==> flow/design.v <==
module count_fifo #(   
    parameter DATA_WIDTH = 8,
    parameter FIFO_DEPTH = 4
) (
    input logic clk,
    input logic rst,
    input logic wr_en,
    input logic rd_en,
    input logic [DATA_WIDTH-1:0] wdata,
    output logic [DATA_WIDTH-1:0] rdata,
    output logic full,
    output logic empty
);
  localparam ADDR_WIDTH = $clog2(FIFO_DEPTH);
  logic [DATA_WIDTH-1:0] fifo_mem[FIFO_DEPTH];
  logic [ADDR_WIDTH-1:0] write_ptr, read_ptr;
  logic [ADDR_WIDTH:0] fifo_count;
  always_ff @(posedge clk) begin
    if (rst) begin
      write_ptr  <= 0;
      read_ptr   <= 0;
      fifo_count <= 0;
    end else begin
      case ({
        wr_en, rd_en
      })
        2'b10:   fifo_count <= fifo_count + 1;
        2'b01:   fifo_count <= fifo_count - 1;
        default: fifo_count <= fifo_count;
      endcase
      if (wr_en && !full) begin
        fifo_mem[write_ptr] <= wdata;
        write_ptr <= write_ptr + 1;
      end
      if (rd_en && !empty) begin
        rdata <= fifo_mem[read_ptr];
        read_ptr <= read_ptr + 1;
      end
    end
  end
  assign full  = (fifo_count == FIFO_DEPTH);
  assign empty = (fifo_count == 0);
endmodule
module le_fifo #(
    parameter DATA_WIDTH = 8,
    parameter FIFO_DEPTH = 4
) (
    input logic clk,
    input logic rst,
    input logic wr_en,
    input logic rd_en,
    input logic [DATA_WIDTH-1:0] wdata,
    output logic [DATA_WIDTH-1:0] rdata,
    output logic full,
    output logic empty
);
  localparam ADDR_WIDTH = $clog2(FIFO_DEPTH);
  logic [DATA_WIDTH-1:0] fifo_mem[FIFO_DEPTH];
  logic [ADDR_WIDTH-1:0] write_ptr, read_ptr;
  always_ff @(posedge clk) begin
    if (rst) begin
      write_ptr <= 0;
      read_ptr  <= 0;
    end else begin
      if (wr_en && !full) begin
        fifo_mem[write_ptr] <= wdata;
        write_ptr <= write_ptr + 1;
      end
      if (rd_en && !empty) begin
        rdata <= fifo_mem[read_ptr];
        read_ptr <= read_ptr + 1;
      end
    end
  end
  assign full  = ((write_ptr + 1'b1) == read_ptr);
  assign empty = (write_ptr == read_ptr);
endmodule
module wbit_fifo #(
    parameter DATA_WIDTH = 8,
    parameter FIFO_DEPTH = 4
) (
    input logic clk,
    input logic rst,
    input logic wr_en,
    input logic rd_en,
    input logic [DATA_WIDTH-1:0] wdata,
    output logic [DATA_WIDTH-1:0] rdata,
    output logic full,
    output logic empty
);
  localparam ADDR_WIDTH = $clog2(FIFO_DEPTH);
  logic [DATA_WIDTH-1:0] fifo_mem[FIFO_DEPTH];
  logic [ADDR_WIDTH:0] write_ptr, read_ptr;
  logic wrap_around;
  always_ff @(posedge clk) begin
    if (rst) begin
      write_ptr <= 0;
      read_ptr  <= 0;
    end else begin
      if (wr_en && !full) begin
        fifo_mem[write_ptr[ADDR_WIDTH-1:0]] <= wdata;
        write_ptr <= write_ptr + 1;
      end
      if (rd_en && !empty) begin
        rdata <= fifo_mem[read_ptr[ADDR_WIDTH-1:0]];
        read_ptr <= read_ptr + 1;
      end
    end
  end
  assign wrap_around = (write_ptr[ADDR_WIDTH] ^ read_ptr[ADDR_WIDTH]);
  assign full = wrap_around & (write_ptr[ADDR_WIDTH-1:0] == read_ptr[ADDR_WIDTH-1:0]);
  assign empty = (write_ptr == read_ptr);
endmodule
module uart_tx #(
    parameter DATA_WIDTH = 8,
    parameter FIFO_DEPTH = 16
) (
    input logic clk_i,
    input logic rst_ni,
    input logic [15:0] baud_div_i,
    input logic tx_we_i,      
    input logic tx_en_i,      
    input logic [DATA_WIDTH-1:0] din_i,  
    output logic empty_o,   
    output logic full_o,    
    output logic tx_bit_o   
);
  localparam COUNTER_WIDTH = $clog2(DATA_WIDTH);
  logic                     rd_en;   
  logic [   DATA_WIDTH-1:0] data;   
  logic [   DATA_WIDTH-1:0] data_q;   
  logic [COUNTER_WIDTH-1:0] bit_counter;   
  logic [             15:0] baud_counter;   
  typedef enum logic [1:0] {
    IDLE,            
    SENDING_START,   
    SENDING_DATA,    
    SENDING_STOP     
  } state_t;
  state_t state, next_state;
  wbit_fifo #(
      .DATA_WIDTH(DATA_WIDTH),
      .FIFO_DEPTH(FIFO_DEPTH)
  ) tx_buffer (
      .clk  (clk_i),
      .rst  (!rst_ni),
      .wr_en(tx_we_i),
      .rd_en(rd_en),
      .wdata(din_i),
      .rdata(data),
      .full (full_o),
      .empty(empty_o)
  );
  always_comb begin
    next_state = state;
    rd_en = 1'b0;   
    unique case (state)
      IDLE: begin
        if (tx_en_i && !empty_o) begin
          rd_en = 1'b1;
          next_state = SENDING_START;
        end
      end
      SENDING_START: begin
        if (baud_counter == baud_div_i - 1) begin
          next_state = SENDING_DATA;
        end
      end
      SENDING_DATA: begin
        if (baud_counter == baud_div_i - 1 && bit_counter == DATA_WIDTH - 1) begin
          next_state = SENDING_STOP;
        end
      end
      SENDING_STOP: begin
        if (baud_counter == baud_div_i - 1) begin
          if (tx_en_i && !empty_o) begin
            rd_en = 1'b1;
            next_state = SENDING_START;
          end else begin
            next_state = IDLE;
          end
        end
      end
    endcase
    case (state)
      IDLE:          tx_bit_o = 1'b1;
      SENDING_START: tx_bit_o = 1'b0;
      SENDING_DATA:  tx_bit_o = data_q[bit_counter];
      SENDING_STOP:  tx_bit_o = 1'b1;
      default:       tx_bit_o = 1'b1;
    endcase
  end
  always_ff @(posedge clk_i or negedge rst_ni) begin
    if (!rst_ni) begin
      state <= IDLE;
      baud_counter <= 0;
      bit_counter <= 0;
      data_q <= '1;
    end else begin
      state <= next_state;
      if (state == IDLE) begin
        baud_counter <= 0;
      end else if (baud_counter == baud_div_i - 1) begin
        baud_counter <= 0;
      end else begin
        baud_counter <= baud_counter + 1;
      end
      if (baud_counter == baud_div_i - 1) begin
        case (state)
          IDLE: begin
            bit_counter <= 0;
          end
          SENDING_START: begin
            bit_counter <= 0;
            data_q <= data;
          end
          SENDING_DATA: begin
            if (bit_counter < DATA_WIDTH - 1) begin
              bit_counter <= bit_counter + 1;
            end
          end
          SENDING_STOP: begin
            bit_counter <= 0;
          end
          default: ;
        endcase
      end
    end
  end
endmodule
module uart_rx #(
    parameter DATA_WIDTH = 8,
    parameter FIFO_DEPTH = 16
) (
    input logic        clk_i,        
    input logic        rst_ni,       
    input logic [15:0] baud_div_i,   
    input logic        rx_re_i,      
    input logic        rx_en_i,      
    input logic        rx_bit_i,     
    output logic [DATA_WIDTH-1:0] dout_o,   
    output logic                  full_o,   
    output logic                  empty_o   
);
  localparam COUNTER_WIDTH = $clog2(DATA_WIDTH + 1);
  logic [   DATA_WIDTH-1:0] rx_data_reg;   
  logic [COUNTER_WIDTH-1:0] bit_counter;   
  logic [             15:0] baud_counter;   
  typedef enum logic [1:0] {
    IDLE,   
    START_BIT,   
    DATA_BITS,   
    STOP_BIT   
  } state_t;
  state_t state, next_state;
  logic mid_tick;
  logic end_tick;
  logic rx_we;
  assign mid_tick = (baud_counter == (baud_div_i >> 1));
  assign end_tick = (baud_counter == baud_div_i);
  wbit_fifo #(
      .DATA_WIDTH(DATA_WIDTH),
      .FIFO_DEPTH(FIFO_DEPTH)
  ) rx_buffer (
      .clk  (clk_i),
      .rst  (!rst_ni),
      .wr_en(rx_we),
      .rd_en(rx_re_i),
      .wdata(rx_data_reg),
      .rdata(dout_o),
      .full (full_o),
      .empty(empty_o)
  );
  assign rx_we = (state == STOP_BIT) && end_tick;
  always_comb begin
    next_state = state;
    unique case (state)
      IDLE: begin
        if (rx_en_i && !rx_bit_i && !full_o) begin
          next_state = START_BIT;
        end
      end
      START_BIT: begin
        if (mid_tick) begin
          if (!rx_bit_i) begin
            next_state = DATA_BITS;
          end else begin
            next_state = IDLE;
          end
        end
      end
      DATA_BITS: begin
        if (mid_tick && bit_counter == DATA_WIDTH - 1) begin
          next_state = STOP_BIT;
        end
      end
      STOP_BIT: begin
        if (mid_tick) begin
          if (rx_bit_i == 1'b1) begin
            next_state = IDLE;
          end
        end
      end
    endcase
  end
  always_ff @(posedge clk_i or negedge rst_ni) begin
    if (!rst_ni) begin
      state    <= IDLE;
      baud_counter <= '0;
      bit_counter <= '0;
      rx_data_reg <= '0;
    end else begin
      state <= next_state;
      if (state == IDLE || end_tick) begin
        baud_counter <= '0;
      end else begin
        baud_counter <= baud_counter + 1'b1;
      end
      if (mid_tick) begin
        if (state == DATA_BITS) begin
          rx_data_reg[bit_counter] <= rx_bit_i;
          if (bit_counter < DATA_WIDTH - 1) begin
            bit_counter <= bit_counter + 1'b1;
          end
        end else if (state == START_BIT) begin
          bit_counter <= '0;
        end
      end
    end
  end
endmodule
module uart #(
    parameter DATA_WIDTH = 8,
    parameter FIFO_DEPTH = 16
) (
    input  logic        clk_i,        
    input  logic        rst_ni,       
    input  logic        stb_i,        
    input  logic [ 1:0] adr_i,        
    input  logic [ 3:0] byte_sel_i,   
    input  logic        we_i,         
    input  logic [31:0] dat_i,        
    output logic [31:0] dat_o,        
    input  logic        uart_rx_i,    
    output logic        uart_tx_o     
);
  logic                                                                                                               [          15:0] baud_div_reg;   
  logic                                                                                                                                tx_en_reg;   
  logic                                                                                                                                rx_en_reg;   
  logic                                                                                                                                tx_full_o;   
  logic                                                                                                                                tx_empty_o;   
  logic                                                                                                                                rx_full_o;   
  logic                                                                                                                                rx_empty_o;   
  logic                                                                                                                                rx_frame_error;   
  logic                                                                                                                                tx_we_o;   
  logic                                                                                                                                rx_re_o;   
  logic                                                                                                               [DATA_WIDTH-1:0] dout_o;   
  logic                                                                                                               [          31:0] rdata;
  logic                                                                                                                                rd_state;
  assign rx_frame_error = 1'b0;
  enum logic [1:0] {UART_BAUD_ADDR = 2'b00, UART_CTRL_ADDR = 2'b01, UART_STATUS_ADDR = 2'b10, UART_DATA_ADDR = 2'b11}                  uart_reg_e;
  uart_tx #(
      .DATA_WIDTH(DATA_WIDTH),
      .FIFO_DEPTH(FIFO_DEPTH)
  ) uart_tx_inst (
      .clk_i     (clk_i),
      .rst_ni    (rst_ni),
      .baud_div_i(baud_div_reg),
      .tx_we_i   (tx_we_o),
      .tx_en_i   (tx_en_reg),
      .din_i     (dat_i[DATA_WIDTH-1:0]),
      .full_o    (tx_full_o),
      .empty_o   (tx_empty_o),
      .tx_bit_o  (uart_tx_o)
  );
  uart_rx #(
      .DATA_WIDTH(DATA_WIDTH),
      .FIFO_DEPTH(FIFO_DEPTH)
  ) uart_rx_inst (
      .clk_i     (clk_i),
      .rst_ni    (rst_ni),
      .baud_div_i(baud_div_reg),
      .rx_re_i   (rx_re_o),
      .rx_en_i   (rx_en_reg),
      .dout_o    (dout_o),
      .full_o    (rx_full_o),
      .empty_o   (rx_empty_o),
      .rx_bit_i  (uart_rx_i)
  );
  always_ff @(posedge clk_i) begin
    if (!rst_ni) begin
      baud_div_reg <= 16'd0;
      tx_en_reg    <= 1'b0;
      rx_en_reg    <= 1'b0;
    end else if (stb_i && we_i) begin
      unique case (adr_i)
        UART_BAUD_ADDR: begin
          if (byte_sel_i[0] || byte_sel_i[1]) baud_div_reg <= dat_i[15:0];
        end
        UART_CTRL_ADDR: begin
          if (byte_sel_i[0]) begin
            tx_en_reg <= dat_i[0];
            rx_en_reg <= dat_i[1];
          end
        end
        default: ;   
      endcase
    end
  end
  always_comb begin
    tx_we_o = 1'b0;
    rx_re_o = 1'b0;
    if (stb_i) begin
      unique case (adr_i)
        UART_DATA_ADDR: begin
          if (we_i) begin
            tx_we_o = ~tx_full_o;
          end else begin
            rx_re_o = ~rx_empty_o;
          end
        end
        default: ;
      endcase
    end
  end
  always_ff @(posedge clk_i) begin
    if (!rst_ni) begin
      rdata <= '0;
      rd_state <= '0;
    end else begin
      rdata <= rdata;
      rd_state <= stb_i && adr_i == UART_DATA_ADDR && !we_i && !rx_empty_o;
      if (stb_i) begin
        unique case (adr_i)
          UART_BAUD_ADDR:   rdata <= {16'b0, baud_div_reg};
          UART_CTRL_ADDR:   rdata <= {29'b0, rx_en_reg, tx_en_reg};
          UART_STATUS_ADDR: rdata <= {27'b0, rx_frame_error, rx_empty_o, rx_full_o, tx_empty_o, tx_full_o};
          default:          rdata <= '0;
        endcase
      end
    end
  end
  assign dat_o = rd_state ? {{(32 - DATA_WIDTH) {1'b0}}, dout_o} : rdata;
endmodule
Appendix: tool output

* Tool chain data of uart
Tool output for the design above before and after an edit, in the order of the flow. "original" refers to lines of the RTL above, "edited" to lines of the edited file. "change": "edited" minus "original" as printed here. "rel. change": 100 x difference / "original". Library cell names are shortened. Not given: -
Set-up: design top uart, clock input clk_i, standard-cell library sky130hd, library corner tt_025C_1v80

* Diff
Unified diff, file above to edited file. The edited RTL no longer does the same as the RTL above: the edit was made by script, with no optimisation intended.
begin of diff
@@ -332,5 +332,5 @@
 module uart #(
     parameter DATA_WIDTH = 8,
-    parameter FIFO_DEPTH = 16
+    parameter FIFO_DEPTH = 24
 ) (
     input  logic        clk_i,        
end of diff

* Word level
Counts by Yosys on the flattened word-level netlist (proc, flatten, opt, wreduce; memories kept). Register bits leave out memories and registers merged into their read ports (data or address). Print and check cells are left out. Memory sizes are those after Yosys's memory passes, which may raise the word count (mostly to a power of two), join words into wider ones and drop unused or constant bits.
Cells by class:
- $lt $le $gt $ge | original 2, edited 2, change 0, rel. change 0.00%
- add/subtract/negate cells | original 10, edited 10, change 0, rel. change 0.00%
- shift operators | original 3, edited 3, change 0, rel. change 0.00%
- div/mod/pow operators | original 0, edited 0, change 0
- multiplexer cells | original 45, edited 45, change 0, rel. change 0.00%
- multipliers | original 0, edited 0, change 0
- eq/ne operators | original 29, edited 29, change 0, rel. change 0.00%
- reductions and logical operators | original 40, edited 40, change 0, rel. change 0.00%
- bitwise logic cells | original 9, edited 9, change 0, rel. change 0.00%
Operators by type and width:
- two-way mux 4 bit | original 7, edited 3, change -4, rel. change -57.14%
- adder 5 x 1 -> 5 bit (second input constant) | original 4, edited 0, change -4, rel. change -100.00%
- adder 6 x 1 -> 6 bit (second input constant) | original 0, edited 4, change +4
- two-way mux 5 bit | original 0, edited 4, change +4
- == test 4 bit | original 2, edited 0, change -2, rel. change -100.00%
- == test 6 bit | original 0, edited 2, change +2
- logical AND 1 bit | original 14, edited 14, change 0, rel. change 0.00%
- two-way mux 1 bit | original 13, edited 13, change 0, rel. change 0.00%
- two-way mux 2 bit | original 10, edited 10, change 0, rel. change 0.00%
- inequality test 2 x 1 -> 1 bit (second input constant) | original 9, edited 9, change 0, rel. change 0.00%
- == test 2 bit (second input constant) | original 6, edited 6, change 0, rel. change 0.00%
- logical NOT 1 bit | original 6, edited 6, change 0, rel. change 0.00%
- two-way mux 8 bit | original 4, edited 4, change 0, rel. change 0.00%
- AND reduction 2 bit | original 4, edited 4, change 0, rel. change 0.00%
- AND reduction 3 bit | original 4, edited 4, change 0, rel. change 0.00%
- == test 2 x 1 -> 1 bit (second input constant) | original 3, edited 3, change 0, rel. change 0.00%
- logical NOT 2 bit | original 3, edited 3, change 0, rel. change 0.00%
- two-way mux 16 bit | original 3, edited 3, change 0, rel. change 0.00%
- adder 16 x 1 -> 16 bit (second input constant) | original 2, edited 2, change 0, rel. change 0.00%
- bitwise AND 1 bit | original 2, edited 2, change 0, rel. change 0.00%
- == test 5 bit | original 2, edited 2, change 0, rel. change 0.00%
- logical OR 1 bit | original 2, edited 2, change 0, rel. change 0.00%
- inequality test 2 bit (second input constant) | original 2, edited 2, change 0, rel. change 0.00%
- NOT 1 bit | original 2, edited 2, change 0, rel. change 0.00%
- case mux 1 bit (select 3 bit) | original 2, edited 2, change 0, rel. change 0.00%
- case mux 2 bit (select 4 bit) | original 2, edited 2, change 0, rel. change 0.00%
- nonzero test 2 bit | original 2, edited 2, change 0, rel. change 0.00%
- OR reduction 2 bit | original 2, edited 2, change 0, rel. change 0.00%
The list need not be complete.
Word-level totals:
- output and inout port bits | original 33, edited 33, change 0, rel. change 0.00%
- bits in latches | original 0, edited 0, change 0
- elaborated cells | original 157, edited 157, change 0, rel. change 0.00%
- clocked read ports x word width | original 16, edited 16, change 0, rel. change 0.00%
- memory cells | original 2, edited 2, change 0, rel. change 0.00%
- bits in writable memories | original 256, edited 384, change +128, rel. change +50.00%
- ROM bits | original 0, edited 0, change 0
- bits in registers | original 130, edited 134, change +4, rel. change +3.08%
Memory list:
- shape (words x width / read and write ports) | original uart_rx_inst.rx_buffer.fifo_mem 16 x 8 bit 1R1W; uart_tx_inst.tx_buffer.fifo_mem 16 x 8 bit 1R1W, edited uart_rx_inst.rx_buffer.fifo_mem 24 x 8 bit 1R1W; uart_tx_inst.tx_buffer.fifo_mem 24 x 8 bit 1R1W

* Depth
Longest topological path by Yosys (ltp), each cell counted once; first at word level (registers and memories cut), then after technology mapping (sequential cells cut; the memories' decode and read muxes count).
Depth:
- depth in word-level cells | original 9, edited 9, change 0, rel. change 0.00%
- ABC_AREA | original 0, edited 0
- gate-level depth with buffers | original 14, edited 13, change -1, rel. change -7.14%
- gate-level depth less buffers | original 10, edited 10, change 0, rel. change 0.00%

* Netlist
Source: synth_stat.txt of the flow (Yosys; design flattened, memories mapped). It holds for the ABC_AREA given above (unset counts as 0); a run with the other value may have another netlist.
Cells by type:
- edfxtp_1 | original 272, edited 400, change +128, rel. change +47.06%
- nor2_1 | original 84, edited 157, change +73, rel. change +86.90%
- a21oi_1 | original 26, edited 68, change +42, rel. change +161.54%
- mux4_2 | original 82, edited 114, change +32, rel. change +39.02%
- a21boi_0 | original 20, edited 1, change -19, rel. change -95.00%
- nor2b_1 | original 36, edited 20, change -16, rel. change -44.44%
- nand2_1 | original 93, edited 79, change -14, rel. change -15.05%
- xor2_1 | original 31, edited 45, change +14, rel. change +45.16%
- and2_1 | original 19, edited 6, change -13, rel. change -68.42%
- mux2i_1 | original 15, edited 26, change +11, rel. change +73.33%
- xnor2_1 | original 67, edited 58, change -9, rel. change -13.43%
- o21ai_0 | original 24, edited 33, change +9, rel. change +37.50%
- buf_1 | original 8, edited 15, change +7, rel. change +87.50%
- inv_1 | original 29, edited 35, change +6, rel. change +20.69%
- nand4_1 | original 22, edited 16, change -6, rel. change -27.27%
- nand2b_1 | original 8, edited 3, change -5, rel. change -62.50%
- dfxtp_1 | original 55, edited 59, change +4, rel. change +7.27%
- nor3_1 | original 11, edited 15, change +4, rel. change +36.36%
The list need not be complete.
Mapped netlist:
- buffers | original 92, edited 108, change +16, rel. change +17.39%
- standard cells after synthesis | original 1211, edited 1486, change +275, rel. change +22.71%
- flip-flop cells | original 390, edited 522, change +132, rel. change +33.85%
- sequential area (µm²) | original 10857.9, edited 14781.7, change +3923.8, rel. change +36.14%
- synthesis area (µm²) | original 17207.8, edited 22382.7, change +5174.9, rel. change +30.07%
The figures by module come from a second, unflattened synthesis with its own total; it is not the netlist above.
Unflattened totals:
- cell total of the unflattened synthesis | original 1260, edited 1655, change +395, rel. change +31.35%
- area (unflattened synthesis) (µm²) | original 17864.6, edited 23043.4, change +5178.8, rel. change +28.99%
Each row is one instance without its submodules.
By module, original:
- wbit_fifo | area 5992.0 µm², times used 2, seq. area 4284.1 µm², cells 315
- uart_tx | area 2132.0 µm², times used 1, seq. area 787.0 µm², cells 223
- uart_rx | area 1981.9 µm², times used 1, seq. area 802.0 µm², cells 208
- uart | area 1766.7 µm², times used 1, seq. area 700.7 µm², cells 199
By module, edited:
- wbit_fifo | area 8534.4 µm², times used 2, seq. area 6246.0 µm², cells 511
- uart_tx | area 2132.0 µm², times used 1, seq. area 787.0 µm², cells 223
- uart_rx | area 2075.7 µm², times used 1, seq. area 802.0 µm², cells 211
- uart | area 1766.7 µm², times used 1, seq. area 700.7 µm², cells 199

* Path before layout
OpenSTA on the mapped netlist: ideal clock, no wires. The path of least setup slack (recovery checks aside). Input and output delay are each 20% of the period. Register names are those of the netlist, which keeps one name where synthesis merged equal registers.
Timing post-synthesis:
- path type | original input -> register, edited input -> register
- start point | original input adr_i[1], edited input adr_i[0]
- end point | original memory uart_tx_inst.tx_buffer.fifo_mem[0][0], edited memory uart_tx_inst.tx_buffer.fifo_mem[10][0]
- input delay (ns) | original 2.000, edited 2.000, change 0.000, rel. change 0.00%
- arrival time (ns) | original 3.400, edited 3.769, change +0.369, rel. change +10.85%
- stages on the path | original 5, edited 6, change +1, rel. change +20.00%
- path slack (ns) | original 6.230, edited 5.860, change -0.370
- period (ns) | original 10.0, edited 10.0, change 0.0, rel. change 0.00%
- time at the first pin (ns) | original 2.000, edited 2.000, change 0.000, rel. change 0.00%
- delay of the path (ns) | original 1.770, edited 2.139, change +0.369, rel. change +20.85%
- synthesis period reached (ns) | original 3.77, edited 4.14, change +0.37, rel. change +9.81%
"delay of the path" is the arrival time less input delay plus setup time. "stages on the path": output pins that drive a net of the path, with the launching flip-flop's if there is one; two outputs of one cell count as two. "synthesis period reached" is the clock period less the worst setup slack; recovery checks do not enter. This is arithmetic on one report: input and output delays are still those of the set period (20% each). Between the ends stands the longest chain of elaborated cells between them, by number of cells; it is not shown to be the way that was timed. Of several equally long chains one is given. A line is the first line of the expression or statement that the cell stems from. Yosys adds cells for indexed reads and writes and turns some case tables into memories. original: Only ways into the end's enable, where the timed path ends, are counted here.
Between the ends, post-synthesis, original: path through clkbuf_1 > and3_1 > o211ai_1 > or3_1 > nor2_1, cells in the longest elaborated chain 6
RTL lines, path post-synthesis, original:
- start, declared | line 339 | input  logic [ 1:0] adr_i,
- == test 2 bit | line 414 | unique case (adr_i)
- two-way mux 1 bit | line 414
- two-way mux 1 bit | line 413 | if (stb_i) begin
- logical AND 1 bit | line 100 | if (wr_en && !full) begin
- two-way mux 4 bit | line 100
- two-way mux 4 bit | line 96 | if (rst) begin
- end, declared | line 92 | logic [DATA_WIDTH-1:0] fifo_mem[FIFO_DEPTH];
edited: Only ways into the end's enable, where the timed path ends, are counted here.
Between the ends, post-synthesis, edited: path through clkbuf_1 > nand3_1 > a311oi_1 > and2_1 > nand2_1 > nor2_1, cells in the longest elaborated chain 6
RTL lines, path post-synthesis, edited:
- start, declared | line 339 | input  logic [ 1:0] adr_i,
- == test 2 bit | line 414 | unique case (adr_i)
- two-way mux 1 bit | line 414
- two-way mux 1 bit | line 413 | if (stb_i) begin
- logical AND 1 bit | line 100 | if (wr_en && !full) begin
- two-way mux 5 bit | line 100
- two-way mux 5 bit | line 96 | if (rst) begin
- end, declared | line 92 | logic [DATA_WIDTH-1:0] fifo_mem[FIFO_DEPTH];

* Worst path after layout
From the final timing report of the runs of set A: the path of least setup slack in the routed layout; clock arrival at registers is part of the times.
Timing after layout:
- path type | original register -> register, edited register -> register
- start point | original register baud_div_reg[0], edited register baud_div_reg[1]
- end point | original register uart_tx_inst.tx_buffer.rdata[7], edited register uart_tx_inst.tx_buffer.rdata[6]
- path slack (ns) | original 0.55, edited 0.80, change +0.25
- arrival time (ns) | original 4.30, edited 4.05, change -0.25, rel. change -5.81%
- period (ns) | original 4.63, edited 4.63, change 0.00, rel. change 0.00%
- time at the first pin (ns) | original 0.56, edited 0.62, change +0.06, rel. change +10.71%
- stages on the path | original 11, edited 10, change -1, rel. change -9.09%
Between the ends stands the longest chain of elaborated cells between them, by number of cells; it is not shown to be the way that was timed. Of several equally long chains one is given.
Between the ends, after layout, original: path through dfxtp_1 > inv_1 > ha_1 > or4b_2 > nor4_1 > mux2i_1 > mux2i_1 > nand4b_1 > or4b_1 > o21ai_2 > and2_1, cells in the longest elaborated chain 6
RTL lines, path after layout, original:
- start, declared | line 347 | logic ...
- start, assigned | line 392 | baud_div_reg <= 16'd0;
- start, assigned | line 398 | if (byte_sel_i[0] || byte_sel_i[1]) baud_div_reg <= dat_i[15:0];
- subtractor 16 x 1 -> 17 bit | line 175 | if (baud_counter == baud_div_i - 1) begin
- == test 16 x 32 -> 1 bit | line 175
- two-way mux 1 bit | line 175
- case mux 1 bit (select 3 bit) | line 157 | unique case (state)
- logical AND 1 bit | line 104 | if (rd_en && !empty) begin
- AND reduction 2 bit
- end, declared | line 87 | output logic [DATA_WIDTH-1:0] rdata,
Between the ends, after layout, edited: path through dfxtp_1 > inv_1 > ha_1 > or4b_2 > or4_1 > a21boi_0 > o31ai_1 > a2111oi_2 > a21oi_2 > nor2_1, cells in the longest elaborated chain 6
RTL lines, path after layout, edited:
- start, declared | line 347 | logic ...
- start, assigned | line 392 | baud_div_reg <= 16'd0;
- start, assigned | line 398 | if (byte_sel_i[0] || byte_sel_i[1]) baud_div_reg <= dat_i[15:0];
- subtractor 16 x 1 -> 17 bit | line 175 | if (baud_counter == baud_div_i - 1) begin
- == test 16 x 32 -> 1 bit | line 175
- two-way mux 1 bit | line 175
- case mux 1 bit (select 3 bit) | line 157 | unique case (state)
- logical AND 1 bit | line 104 | if (rd_en && !empty) begin
- AND reduction 2 bit
- end, declared | line 87 | output logic [DATA_WIDTH-1:0] rdata,

* Measured runs
Runs of the flow (Yosys, OpenROAD) on both versions; the two runs of a pair have the same settings. The constraints put input and output delay at 20% of the set period each and load the outputs with 0.01 pF.
Flow settings, set A: CORE_UTILIZATION 40, PLACE_DENSITY 0.6, period_ns 4.63, CAP_MARGIN 20, CORE_MARGIN 2, SLEW_MARGIN 20
Final reports, set A:
- die outline area (µm²) | original 44694.2, edited 57864.3, change +13170.1, rel. change +29.47%
- std-cell area (final layout) (µm²) | original 19503.7, edited 25309.3, change +5805.6, rel. change +29.77%
- summed negative setup slack (ns) | original 0.000, edited 0.000, change 0.000
- utilization | original 0.462, edited 0.458, change -0.004
- overall power (uW) | original 8073, edited 10170, change +2097, rel. change +25.98%
- worst setup slack after layout (ns) | original 0.551, edited 0.796, change +0.245
- synthesized cell area (µm²) | original 17207.8, edited 22382.7, change +5174.9, rel. change +30.07%
- period achieved (ns) | original 4.079, edited 3.834, change -0.245, rel. change -6.01%
Flow settings, set B: ABC_AREA 1, CELL_PAD_IN_SITES_GLOBAL_PLACEMENT 0, CORE_UTILIZATION 40, PLACE_DENSITY_LB_ADDON 0.11, SETUP_SLACK_MARGIN 0.46, SLEW_MARGIN 15, TNS_END_PERCENT 25, period_ns 3.2, CAP_MARGIN 20, CORE_MARGIN 2
Final reports, set B:
- die outline area (µm²) | original 45915.9, edited 59728.9, change +13813.0, rel. change +30.08%
- std-cell area (final layout) (µm²) | original 20372.0, edited 26710.6, change +6338.6, rel. change +31.11%
- summed negative setup slack (ns) | original 0.000, edited 0.000, change 0.000
- utilization | original 0.464, edited 0.466, change +0.002
- overall power (uW) | original 12461, edited 16518, change +4057, rel. change +32.56%
- worst setup slack after layout (ns) | original 0.582, edited 0.450, change -0.132
- synthesized cell area (µm²) | original 17687.0, edited 23115.9, change +5428.9, rel. change +30.69%
- period achieved (ns) | original 2.618, edited 2.750, change +0.132, rel. change +5.04%
By "period achieved" is meant the clock period of the run minus its worst setup slack. This is arithmetic on one report: input and output delays are still those of the set period (20% each). "overall power": no workload was simulated; the value follows from the tool's default switching activity.
